==> flow/design.v <==
module cordic_stage 	(input [15:0] x,
			input [15:0] y,
			input [15:0]z,
			input mode,
			input reset,
			input clock,
			input [2:0] stage,
			output reg [15:0] x_out,
			output reg [15:0] y_out,
			output reg [15:0] z_out,
			output reg mode_out,
			output [2:0] stage_out);
		reg [15:0] atan;
		always @*
		begin
			case (stage) 
				3'b000 : atan = 16'b0_0000000_11001001;
				3'b001 : atan = 16'b0_0000000_01110110;
				3'b010 : atan = 16'b0_0000000_00111110;
				3'b011 : atan = 16'b0_0000000_00011111;
				3'b100 : atan = 16'b0_0000000_00001111;
				3'b101 : atan = 16'b0_0000000_00000111;
				3'b110 : atan = 16'b0_0000000_00000011;
				3'b111 : atan = 16'b0_0000000_00000001;
			endcase
		end
		assign stage_out = stage + 1;
		always @(posedge clock or negedge reset)
		begin
			if (~reset)
			begin
				x_out <= 0;
				y_out <= 0;
				z_out <= 0;
				mode_out <= 0;
			end
			else
			begin
				mode_out <= mode;
				if (mode == 0)
				begin
					if (z[15] == 0)
					begin
						case (x[15]^y[15])
							1'b0 : x_out <= (x[14:0] > (y[14:0] >> stage) ) ? 
									{x[15], x[14:0] - (y[14:0] >> stage)} :
									{~x[15],(y[14:0] >> stage) - x[14:0]}; 
							1'b1 : x_out <= {x[15], x[14:0] + (y[14:0] >> stage)};
						endcase
						case (x[15]^y[15])
							1'b1 : y_out <= (y[14:0] > (x[14:0] >> stage) ) ? 
									{y[15], y[14:0] - (x[14:0] >> stage)} :
									{~y[15],(x[14:0] >> stage) - y[14:0]}; 
							1'b0 : y_out <= {y[15], y[14:0] + (x[14:0] >> stage)};
						endcase
						z_out <= (z[14:0] > atan[14:0]) ? z - atan : {~z[15],atan[14:0] - z[14:0]};
					end
					else
					begin
						case (x[15]^y[15])
							1'b1 : x_out <= (x[14:0] > (y[14:0] >> stage) ) ? 
									{x[15], x[14:0] - (y[14:0] >> stage)} :
									{~x[15],(y[14:0] >> stage) - x[14:0]};
							1'b0 : x_out <= {x[15], x[14:0] + (y[14:0] >> stage)};
						endcase
						case (x[15]^y[15])
							1'b0 : y_out <= (y[14:0] > (x[14:0] >> stage) ) ? 
									{y[15], y[14:0] - (x[14:0] >> stage)} :
									{~y[15],(x[14:0] >> stage) - y[14:0]};
							1'b1 : y_out <= {y[15], y[14:0] + (x[14:0] >> stage)};
						endcase
						z_out <= (z[14:0] > atan[14:0]) ? z - atan : {~z[15],atan[14:0] - z[14:0]};
					end
				end
				else
				begin
					if (y[15] == 1)
					begin
						case (x[15]^y[15])
							1'b0 : x_out <= (x[14:0] > (y[14:0] >> stage) ) ? 
									{x[15], x[14:0] - (y[14:0] >> stage)} :
									{~x[15],(y[14:0] >> stage) - x[14:0]};
							1'b1 : x_out <= {x[15], x[14:0] + (y[14:0] >> stage)};
						endcase
						case (x[15]^y[15])
							1'b1 : y_out <= (y[14:0] > (x[14:0] >> stage) ) ? 
									{y[15], y[14:0] - (x[14:0] >> stage)} :
									{~y[15],(x[14:0] >> stage) - y[14:0]}; 
							1'b0 : y_out <= {y[15], y[14:0] + (x[14:0] >> stage)};
						endcase
						case (z[15])
							1'b0 : z_out <= (z[14:0] > atan[14:0]) ? 
									{z[15], z[14:0] - atan[14:0]} :
									{~z[15],atan[14:0] - z[14:0]};
							1'b1 : z_out <= {z[15], z[14:0] + atan[14:0]};
						endcase
					end
					else
					begin
						case (x[15]^y[15])
							1'b1 : x_out <= (x[14:0] > (y[14:0] >> stage) ) ? 
									{x[15], x[14:0] - (y[14:0] >> stage)} :
									{~x[15],(y[14:0] >> stage) - x[14:0]};
							1'b0 : x_out <= {x[15], x[14:0] + (y[14:0] >> stage)};
						endcase
						case (x[15]^y[15])
							1'b0 : y_out <= (y[14:0] > (x[14:0] >> stage) ) ? 
									{y[15], y[14:0] - (x[14:0] >> stage)} :
									{~y[15],(x[14:0] >> stage) - y[14:0]};
							1'b1 : y_out <= {y[15], y[14:0] + (x[14:0] >> stage)};
						endcase
						case (z[15])
							1'b1 : z_out <= (z[14:0] > atan[14:0]) ? 
									{z[15], z[14:0] - atan[14:0]} :
									{~z[15],atan[14:0] - z[14:0]}; 
							1'b0 : z_out <= {z[15], z[14:0] + atan[14:0]};
						endcase
					end
				end
			end
		end
endmodule
module cordic 	(input op_mode,
		input [15:0] x_coordinate,
		input [15:0] y_coordinate,
		input [15:0] rotate_amount,
		input clock,
		input reset,
		output reg [15:0] x_or_phase_out,
		output reg [15:0] y_or_size_out
		);
		reg [15:0] x_in;
		reg [15:0] y_in;
		reg [15:0] z_in;
		reg mode_in;
		wire [15:0] connections_x [7:0];
		wire [15:0] connections_y [7:0];
		wire [15:0] connections_z [7:0];
		wire connections_mode [7:0];
		wire [2:0] connections_stage [7:0];
		wire [15:0] outx;
		wire [15:0] outy;
		wire [15:0] outz;
		wire [32:0] holderx;
		wire [14:0] divx;
		wire [14:0] divy;
		wire [32:0] holdery;
		assign outx = connections_x[7];
		assign outy = connections_y[7];
		assign outz = connections_z[7];
		assign holderx = outx[14:0];
		assign divx = (holderx << 8) / 15'b00000001_10100101;
		assign holdery = outy[14:0];
		assign divy = (holdery << 8) / 15'b00000001_10100101;
		always @(posedge clock or negedge reset)
		begin
			if (~reset)
			begin
				x_in <= 0;
				y_in <= 0;
				z_in <= 0;
				x_or_phase_out <= 0;
				y_or_size_out <= 0;
			end
			else
			begin
				mode_in <= op_mode;
				if (connections_mode[7] == 0)
				begin
					x_or_phase_out <= {outx[15], divx};
					y_or_size_out <= {outy[15], divy};
				end
				else
				begin
					y_or_size_out <= {outx[15], divx};
					x_or_phase_out <= outz;
				end
				if(op_mode == 0)
				begin
					if (rotate_amount[14:0] <= (15'b0000011_00100100 >> 1))
					begin
						z_in <= rotate_amount;
						x_in <= x_coordinate;
						y_in <= y_coordinate;
					end
					else
					begin
						if (rotate_amount[15] == 1)
						begin
							x_in <= y_coordinate;
							y_in <= {~x_coordinate[15],x_coordinate[14:0]};
							z_in <= {rotate_amount[15],rotate_amount[14:0] - (15'b0000011_00100100 >> 1)};
						end
						else
						begin
							y_in <= x_coordinate;
							x_in <= {~y_coordinate[15],y_coordinate[14:0]};
							z_in <= rotate_amount - (16'b0_0000011_00100100>>1);
						end
					end
				end
				else
				begin
					if (x_coordinate[15] == 0)
					begin
						z_in <= 0;
						x_in <= x_coordinate;
						y_in <= y_coordinate;
					end
					else
					begin
						if (y_coordinate[15] == 0)
						begin
							x_in <= y_coordinate;
							y_in <= {~x_coordinate[15],x_coordinate[14:0]};
							z_in <= (16'b0_0000011_00100100 >> 1);
						end
						else
						begin
							y_in <= x_coordinate;
							x_in <= {~y_coordinate[15],y_coordinate[14:0]};
							z_in <= 16'b1_0000001_10010010;  
						end
					end
				end
			end
		end
		wire [2:0] gnd;
		assign gnd = 0;
		cordic_stage s0 (x_in, y_in, z_in, mode_in, reset, clock, gnd,
				 connections_x[0], connections_y[0], connections_z[0], connections_mode[0], connections_stage[0]);
		genvar i;
		generate
			for (i = 1; i < 8; i = i + 1) begin : stages
				cordic_stage  s0 (connections_x[i - 1],
							connections_y[i - 1],
							connections_z[i - 1],
							connections_mode[i - 1],
							reset,
							clock,
							connections_stage[i - 1],
							connections_x[i], 
							connections_y[i],
							connections_z[i],
							connections_mode[i],
							connections_stage[i]);
			end
		endgenerate
endmodule
# From RTL to reports: cordic
# Tool output for the design above before and after an edit, in the order of the flow.
# Lines under "before" count in the file above, lines under "after" in the edited file.
# "delta": "after" minus "before" as printed here.
# Operators carry their Yosys type and port widths (W data, S select, Z words).
# Library cell names are shortened.
# Not given: n/a
# setup
top	cordic
clock_port	clock
cell_library	sky130hd
pvt_corner	tt_025C_1v80

# Diff
# Unified diff, file above to edited file.
# This change comes from a script, not from a designer. The edited design behaves differently; no optimisation was intended.
# begin of diff
@@ -152,5 +152,5 @@
 		assign divx = (holderx << 8) / 15'b00000001_10100101;
 		assign holdery = outy[14:0];
-		assign divy = (holdery << 8) / 15'b00000001_10100101;
+		assign divy = (holdery << 8) - 15'b00000001_10100101;
 		always @(posedge clock or negedge reset)
 		begin
# end of diff

# After elaboration
# Source: Yosys, flattened and elaborated. Widths are those after wreduce; folded enables and synchronous resets count as part of the registers. Registers that Yosys merges into a memory's read port (data or address) are not register bits. Print and check cells do not count. Equal cells are merged and count once.
# Yosys's memory passes give these memory sizes; they may raise the number of words (mostly to a power of two), join words into wider ones and drop unused or constant bits.
# op_classes
item	before	after	delta
addsub	79	80	1
div_mod_pow	2	1	-1
n_cmp	25	25	0
mux	201	201	0
n_logic	42	42	0
# ops
operator	before	after	delta
$div A23 B9 Y33 const B	2	1	-1
$sub A15 B9 Y15 const B	1	2	1
$mux W16	137	137	0
$pmux W16 S2	64	64	0
$not A1 Y1	34	34	0
$sub A15 B15 Y15	18	18	0
$gt A15 B15 Y1	10	10	0
$add A15 B15 Y15	9	9	0
$sub A16 B16 Y16	8	8	0
$xor A1 B1 Y1	8	8	0
$add A15 B10 Y15	2	2	0
$add A15 B11 Y15	2	2	0
$add A15 B12 Y15	2	2	0
$add A15 B13 Y15	2	2	0
$add A15 B14 Y15	2	2	0
$add A15 B8 Y15	2	2	0
$add A15 B9 Y15	2	2	0
$gt A15 B10 Y1	2	2	0
$gt A15 B11 Y1	2	2	0
$gt A15 B12 Y1	2	2	0
$gt A15 B13 Y1	2	2	0
$gt A15 B14 Y1	2	2	0
$gt A15 B8 Y1	2	2	0
$gt A15 B9 Y1	2	2	0
$sub A10 B15 Y15	2	2	0
$sub A11 B15 Y15	2	2	0
$sub A12 B15 Y15	2	2	0
$sub A13 B15 Y15	2	2	0
# Not every row of either side is listed.
# bits
item	before	after	delta
ff_bits	473	473	0
mem_bits_ro	512	512	0
mem_count	8	8	0
wordCells	395	395	0
# mem_list
item	before	after
memory_list	8x8 r1 w0; 8x8 r1 w0; 8x8 r1 w0; 8x8 r1 w0; 8x8 r1 w0; 8x8 r1 w0; [+2]	8x8 r1 w0; 8x8 r1 w0; 8x8 r1 w0; 8x8 r1 w0; 8x8 r1 w0; 8x8 r1 w0; [+2]
# A list marked [+n] leaves out that many cells.

# Depth
# Yosys ltp: most cells in a row. Word level: on the elaborated netlist, between registers, memories and ports. Mapped: between sequential cells and ports; inverters and the memories' decode and read muxes count.
# logic_depth
item	before	after	delta
word_depth	5	5	0
abc_area	1	1	n/a
mapped_depth	119	114	-5

# Synthesis result
# Source: synth_stat.txt of the flow (Yosys; design flattened, memories mapped). It holds for the ABC_AREA given above (unset counts as 0); a run with the other value may have another netlist.
# mapped
item	before	after	delta
cells	8698	7235	-1463
yosys_area_um2	58193.3	49755.2	-8438.1
seqArea_um2	11816.3	11616.1	-200.2
flip_flops	472	464	-8
# by_type
cell_type	before	after	delta
nand2_1	1827	1411	-416
nand3_1	544	350	-194
nand2_2	212	80	-132
inv_1	1223	1094	-129
nor2_1	753	657	-96
xor2_1	378	301	-77
nand2_4	83	19	-64
a21oi_1	581	527	-54
nor2_2	56	19	-37
inv_2	63	31	-32
nand4_1	100	75	-25
clkbuf_1	181	162	-19
nor2_4	35	17	-18
nand3_2	36	20	-16
xnor2_1	41	55	14
ha_1	559	547	-12
nor3_1	117	105	-12
a31oi_1	31	43	12
# Not every row of either side is listed.

# Worst setup path after synthesis
# Path of least setup slack by OpenSTA after synthesis, without wires, with an ideal clock, recovery checks aside; 20% of the period is set as input and as output delay. Where synthesis merged equal registers, the netlist keeps one of their names.
# synth_timing
item	before	after	delta
path_type	reg2reg	reg2reg	n/a
from	reg stages[7].s0.x_out[7]	reg stages[7].s0.x_out[7]	n/a
to	reg y_or_size_out[0]	reg x_or_phase_out[0]	n/a
tclk_ns	16.0	16.0	0.0
setup_time_ns	0.116	0.116	0.000
arrival_time_ns	11.277	10.871	-0.406
required_ns	15.884	15.884	0.000
path_slack_ns	4.607	5.013	0.406
path_delay_ns	11.393	10.987	-0.406
stages	107	100	-7
n_path_buf	8	7	-1
synth_period_reached_ns	11.393	10.987	-0.406
# "path_delay_ns" is the arrival time less input delay plus setup time.
# "stages" counts driving pins, that of a launching flip-flop among them; a cell with two outputs on the path counts twice.
# "synth_period_reached_ns" = period - worst setup slack (recovery checks aside). The figure is calculated, with input and output delays left at 20% of the set period.
# Between the ends stands the longest chain of elaborated cells between them, by number of cells; it is not shown to be the way that was timed. Of several equally long chains one is given.
# Each line given opens the expression or statement behind the cell; cells for indexed reads and writes are added by Yosys, which also makes memories of some case tables.
# A register here has more assigning lines than the two given.
# synth_via_before
path_cell_list	dfrtp_1 o21ai_2 nand2_2 nand2_2 nand2_2 nand2_1 nand2_1 nor2_4 nand2_4 nand2_4 nand2_4 buf_12 nand2_1 nand3_2 nand2_2 nand2_2 nand3_4 nand2_4 [... 71 more ...] buf_6 ha_1 nand3_1 nand2_1 nor2_1 nand2_1 nand2_1 nand2_1 nand2_1 nand2_1 nand2_1 nand2_1 nor2_1 nand2_1 nor2_1 nand2_1 nand2_1 nand2_1
elab_chain_cells	2
cone_cells	2
cone_classes	1 x div; 1 x mux
# synth_rtl_before
item	line_no	source
from (decl)	8	output reg [15:0] x_out,
from (assign)	45	1'b0 : x_out <= (x[14:0] > (y[14:0] >> stage) ) ?
from (assign)	48	1'b1 : x_out <= {x[15], x[14:0] + (y[14:0] >> stage)};
$div A23 B9 Y33	152	assign divx = (holderx << 8) / 15'b00000001_10100101;
$mux W16	168	if (connections_mode[7] == 0)
to (assign)	171	y_or_size_out <= {outy[15], divy};
to (assign)	175	y_or_size_out <= {outx[15], divx};
to (decl)	130	output reg [15:0] y_or_size_out
# synth_via_after
path_cell_list	dfrtp_1 o21ai_2 nand2_2 nand2_2 nand3_1 nand3_1 nand2_2 nand2_2 nand2_4 nand2_4 nand2_1 nand2_1 nand2_2 nor2_4 nand2_1 nand3_2 nand2_1 nand2_2 [... 64 more ...] nand2_4 buf_8 ha_1 nand3_1 nand2_1 nand2_1 nand2_1 nand2_1 nand2_1 nand2_1 nand2_1 nand2_1 a21oi_1 nand2_1 nor2_2 nand2_1 nand2_1 nand2_1
elab_chain_cells	2
cone_cells	2
cone_classes	1 x div; 1 x mux
# synth_rtl_after
item	line_no	source
from (decl)	8	output reg [15:0] x_out,
from (assign)	45	1'b0 : x_out <= (x[14:0] > (y[14:0] >> stage) ) ?
from (assign)	48	1'b1 : x_out <= {x[15], x[14:0] + (y[14:0] >> stage)};
$div A23 B9 Y33	152	assign divx = (holderx << 8) / 15'b00000001_10100101;
$mux W16	168	if (connections_mode[7] == 0)
to (assign)	170	x_or_phase_out <= {outx[15], divx};
to (assign)	176	x_or_phase_out <= outz;
to (decl)	129	output reg [15:0] x_or_phase_out,

# Timing after layout
# From the final timing report of the runs of pair A: the path of least setup slack in the routed layout; clock arrival at registers is part of the times.
# layout_timing
item	before	after	delta
path_type	reg2reg	reg2reg	n/a
from	reg stages[7].s0.x_out[9]	reg stages[7].s0.x_out[7]	n/a
to	reg y_or_size_out[0]	reg x_or_phase_out[0]	n/a
tclk_ns	16.0	16.0	0.0
setup_time_ns	0.11	0.11	0.00
arrival_time_ns	13.97	13.35	-0.62
required_ns	16.53	16.56	0.03
path_slack_ns	2.56	3.21	0.65
stages	103	92	-11
n_path_buf	0	0	0
# Between the ends stands the longest chain of elaborated cells between them, by number of cells; it is not shown to be the way that was timed. Of several equally long chains one is given.
# A register here has more assigning lines than the two given.
# layout_via_before
path_cell_list	dfrtp_1 nor2_1 nand2_2 nand2_2 nand2_2 nand2_1 nand2_1 nor2_4 nand2_4 nand2_4 nand2_4 nand2_1 nand2_1 inv_1 nand2_2 nand2_2 nand3_4 nand2_4 [... 67 more ...] nand2_2 ha_1 nand3_1 nand2_1 nor2_1 nand2_1 nand2_1 nand2_1 nand2_1 nand2_1 nand2_1 nand2_1 nor2_1 nand2_1 nor2_1 nand2_1 nand2_1 nand2_1
elab_chain_cells	2
cone_cells	2
cone_classes	1 x div; 1 x mux
# layout_rtl_before
item	line_no	source
from (decl)	8	output reg [15:0] x_out,
from (assign)	45	1'b0 : x_out <= (x[14:0] > (y[14:0] >> stage) ) ?
from (assign)	48	1'b1 : x_out <= {x[15], x[14:0] + (y[14:0] >> stage)};
$div A23 B9 Y33	152	assign divx = (holderx << 8) / 15'b00000001_10100101;
$mux W16	168	if (connections_mode[7] == 0)
to (assign)	171	y_or_size_out <= {outy[15], divy};
to (assign)	175	y_or_size_out <= {outx[15], divx};
to (decl)	130	output reg [15:0] y_or_size_out
# layout_via_after
path_cell_list	dfrtp_1 o21ai_2 nand2_2 nand2_2 nand3_1 nand3_1 nand2_2 nand2_2 nand2_4 nand2_4 nand2_1 nand2_1 nand2_2 nor2_4 nand2_1 nand3_2 nand2_1 nand2_2 [... 56 more ...] nand3_2 nand2_1 nand2_2 nand2_4 nand2_4 ha_1 inv_1 nand3_1 nand3_2 nand4_1 nand3_1 nand2_1 inv_2 nand2_1 nor2_2 nand2_1 nand2_1 nand2_1
elab_chain_cells	2
cone_cells	2
cone_classes	1 x div; 1 x mux
# layout_rtl_after
item	line_no	source
from (decl)	8	output reg [15:0] x_out,
from (assign)	45	1'b0 : x_out <= (x[14:0] > (y[14:0] >> stage) ) ?
from (assign)	48	1'b1 : x_out <= {x[15], x[14:0] + (y[14:0] >> stage)};
$div A23 B9 Y33	152	assign divx = (holderx << 8) / 15'b00000001_10100101;
$mux W16	168	if (connections_mode[7] == 0)
to (assign)	170	x_or_phase_out <= {outx[15], divx};
to (assign)	176	x_or_phase_out <= outz;
to (decl)	129	output reg [15:0] x_or_phase_out,

# Layout results
# Both versions went through the flow (Yosys, OpenROAD) with the same settings in each pair. Constraints: input delay and output delay 20% of the set period each, output load 0.01 pF.
# settings_pair_A
ABC_AREA	1
CORE_UTILIZATION	40
period_ns	16.0
CAP_MARGIN	20
CORE_MARGIN	2
SLEW_MARGIN	20
# results_pair_A
item	before	after	delta
synthesis_area_um2	58193.3	49755.2	-8438.1
design_die_area_um2	148549.0	127224.0	-21325.0
final_cell_area_um2	62464.9	54023.1	-8441.8
setup_ws_ns	2.556	3.208	0.652
setup_tns_ns	0.000	0.000	0.000
worst_hold_slack_ns	0.433	0.420	-0.013
achievedPeriod_ns	13.444	12.792	-0.652
# settings_pair_B
ABC_AREA	1
CAP_MARGIN	25
CORE_UTILIZATION	57
CTS_CLUSTER_SIZE	82
MAX_ROUTING_LAYER	met4
PLACE_DENSITY_LB_ADDON	0.14
TNS_END_PERCENT	75
period_ns	24.1
CORE_MARGIN	2
SLEW_MARGIN	20
# results_pair_B
item	before	after	delta
synthesis_area_um2	58193.3	49755.2	-8438.1
design_die_area_um2	104665.0	89670.3	-14994.7
final_cell_area_um2	61871.8	53465.0	-8406.8
setup_ws_ns	10.834	11.222	0.388
setup_tns_ns	0.000	0.000	0.000
worst_hold_slack_ns	0.426	0.438	0.012
achievedPeriod_ns	13.266	12.878	-0.388
# "achievedPeriod_ns" = clock period - worst setup slack. The figure is calculated, with input and output delays left at 20% of the set period.
